==> flow/design.v <==
module MAC_Unit #(parameter WIDTH=32) (
    input logic clk,
    input logic reset,
    input  logic [WIDTH-1:0] a,
    input  logic [WIDTH-1:0] b,
    output logic [WIDTH*2-1:0] result
);
    logic [WIDTH-1:0] a_reg, b_reg;
    logic [WIDTH*2-1:0] mult_result;  
    always_ff@(posedge clk or posedge reset) begin
        if (reset) begin
            a_reg <= '0;
            b_reg <= '0;
            mult_result <= '0;
            result <= '0;
        end else begin
            a_reg <= a;
            b_reg <= b;
            mult_result <= a_reg * b_reg;  
            result <= mult_result + result;  
        end 
    end
endmodule
# Step by step through the tools: MAC_Unit
# Tool output for the design above, in the order of the flow.
# Lines are those of the file above, counted from 1.
# Cell names lack the library's common part.
# The mark - stands for no value.
# setup
top_module	MAC_Unit
clock	clk
library	sky130hd
corner	tt_025C_1v80

# Word level
# Source: Yosys, flattened and elaborated, memories not mapped. Widths are those after wreduce; folded enables and synchronous resets count as part of the registers. Registers that Yosys merges into a memory's read port (data or address) are not register bits. Print and check cells do not count. Equal cells are merged and count once.
# bits
mem_count	0
in_bits	66
mem_bits_rw	0
latchBits	0
clocked_rd_ports_x_width	0
reg_bits	192
wordCells	6
mem_bits_ro	0
# op_classes
mul	1
n_cmp	0
n_div	0
n_reduce_logical	0
equal	0
n_mux	0
bitwise	0
shift	0
addsub	1
# ops
operator	count
32-bit by 32-bit multiplier with 64-bit output	1
64-bit adder	1

# Longest topological paths
# Depth = most cells in a row (Yosys ltp): at word level without a register or memory, in the mapped netlist without a sequential cell, where the memories' decode and read muxes count.
# depth
ltp_word	1
ABC_AREA	0
mapped_depth	30
depth_no_buf	28

# After synthesis
# Yosys stat after the flow's synthesis: flattened, memories mapped to cells. It holds for the ABC_AREA given above (unset counts as 0); a run with the other value may have another netlist.
# types
cell_type	count
fa_1	897
dfrtp_1	192
ha_1	326
and2_1	637
inv_1	921
nand2_1	500
clkbuf_1	222
xnor2_1	75
a21oi_1	131
a21o_1	84
xor2_1	49
o21ai_0	50
nor2_1	63
o21bai_1	28
a31oi_1	21
o21ai_1	25
nand4_1	18
and3_1	17
# Other cell types: 58; their cells: 176.
# synth_totals
flip_flops	192
cells	4432
area_um2	41962.7
buffers	227

# Path before layout
# Source: OpenSTA report_checks on the synthesized netlist (no wires, ideal clock, input and output delay 20% of the period each), path of least setup slack; recovery checks are left aside. Register names are those of the netlist, which keeps one name where synthesis merged equal registers.
# synth_path
kind	register to register
start	reg a_reg[20]
end	reg mult_result[59]
required_ps	8875
arrival_ps	7091
t_first_pin_ps	0
setup_time_ps	125
tclk_ps	9000
path_stages	27
delay_ps	7216
n_path_buf	2
path_slack_ps	1784
period_less_setup_slack_ps	7216
# "delay_ps" is the arrival time less input delay plus setup time.
# "path_stages": output pins that drive a net of the path, with the launching flip-flop's if there is one; two outputs of one cell count as two.
# "period_less_setup_slack_ps" is the clock period less the worst setup slack; recovery checks do not enter. This is arithmetic on one report: input and output delays are still those of the set period (20% each).
# Between the ends stands the longest chain of elaborated cells between them, by number of cells; it is not shown to be the way that was timed. Of several equally long chains one is given.
# A line is the first line of the expression or statement that the cell stems from. Yosys adds cells for indexed reads and writes and turns some case tables into memories.
# synth_via
cell_sequence	dfrtp_1 clkbuf_1 and2_1 fa_1 fa_1 inv_1 fa_1 fa_1 inv_1 fa_1 fa_1 fa_1 inv_1 fa_1 inv_1 ha_1 buf_2 a21oi_1 o21ai_1 nor2_1 a21oi_1 o41ai_4 o41ai_2 a211oi_2 o21ai_1 a221oi_2 xnor2_1
elab_chain_cells	1
cone_cells	1
# synth_lines
element	line_no	rtl
start, declared	8	logic [WIDTH-1:0] a_reg, b_reg;
start, assigned	12	a_reg <= '0;
start, assigned	17	a_reg <= a;
32-bit by 32-bit multiplier with 64-bit output	19	mult_result <= a_reg * b_reg;
end, assigned	14	mult_result <= '0;
end, assigned	19
end, declared	9	logic [WIDTH*2-1:0] mult_result;

# Path in the finished layout
# Path of least setup slack in the final report of entry A (OpenROAD, finished layout, wires in). Where an end is a register, its clock arrival counts in the times.
# The path's times are printed in steps of 10 ps; the period is the one set.
# layout_path
kind	register to register
start	reg a_reg[10]
end	reg mult_result[59]
tclk_ps	8790
path_slack_ps	440
path_stages	27
n_path_buf	2
setup_time_ps	110
t_first_pin_ps	530
arrival_ps	8770
required_ps	9210
# Between the ends stands the longest chain of elaborated cells between them, by number of cells; it is not shown to be the way that was timed. Of several equally long chains one is given.
# layout_via
cell_sequence	dfrtp_1 buf_4 and2_1 fa_1 inv_1 fa_1 inv_1 fa_1 fa_1 fa_1 fa_1 fa_1 inv_1 fa_1 inv_1 ha_1 nand2_1 o21ai_1 nor2_1 a21oi_1 o41ai_4 buf_4 o41ai_2 a211oi_2 o21ai_1 a221oi_2 xnor2_1
elab_chain_cells	1
cone_cells	1
# layout_lines
element	line_no	rtl
start, declared	8	logic [WIDTH-1:0] a_reg, b_reg;
start, assigned	12	a_reg <= '0;
start, assigned	17	a_reg <= a;
32-bit by 32-bit multiplier with 64-bit output	19	mult_result <= a_reg * b_reg;
end, assigned	14	mult_result <= '0;
end, assigned	19
end, declared	9	logic [WIDTH*2-1:0] mult_result;

# Stored flow runs of MAC_Unit (4 of them; Yosys, OpenROAD, sky130hd). They differ in their settings and are not a sequence. Constraints: input delay and output delay 20% of the set period each, output load 0.01 pF.
# "timing.achieved_period_ps" is the run's clock period less its worst setup slack. It is reckoned from that one timing run; input and output delays stay at 20% of the period that was set.
# A setting shown as - is not set for that run.
run name	CORE_UTILIZATION	period_ns	CAP_MARGIN	CORE_MARGIN	SLEW_MARGIN	ABC_AREA	CELL_PAD_IN_SITES_GLOBAL_PLACEMENT	CORE_ASPECT_RATIO	CTS_CLUSTER_DIAMETER	CTS_CLUSTER_SIZE	GPL_ROUTABILITY_DRIVEN	GPL_TIMING_DRIVEN	HOLD_SLACK_MARGIN	MAX_ROUTING_LAYER	MIN_ROUTING_LAYER	PLACE_DENSITY_LB_ADDON	SETUP_SLACK_MARGIN	TNS_END_PERCENT	timing.achieved_period_ps	cell_area_final_um2	yosys.chip_area_um2	die_area_um2	fin_ws_ps
entry A	18	8.79	20	2	20	-	-	-	-	-	-	-	-	-	-	-	-	-	8351	47565.6	41962.7	237003.0	439
entry B	24	8.31	35	2	5	1	1	1.28	354	39	1	1	-0.02	met4	met2	0.01	1.01	80	7027	53767.8	46927.5	199112.0	1283
entry C	40	8.79	20	2	20	-	-	-	-	-	-	-	-	-	-	-	-0.26	-	8360	45693.8	41962.7	107515.0	430
entry D	24	8.31	35	2	20	-	1	1.28	354	39	1	1	-0.02	met4	met2	0.01	1.01	5	7783	48790.5	41962.7	178230.0	527
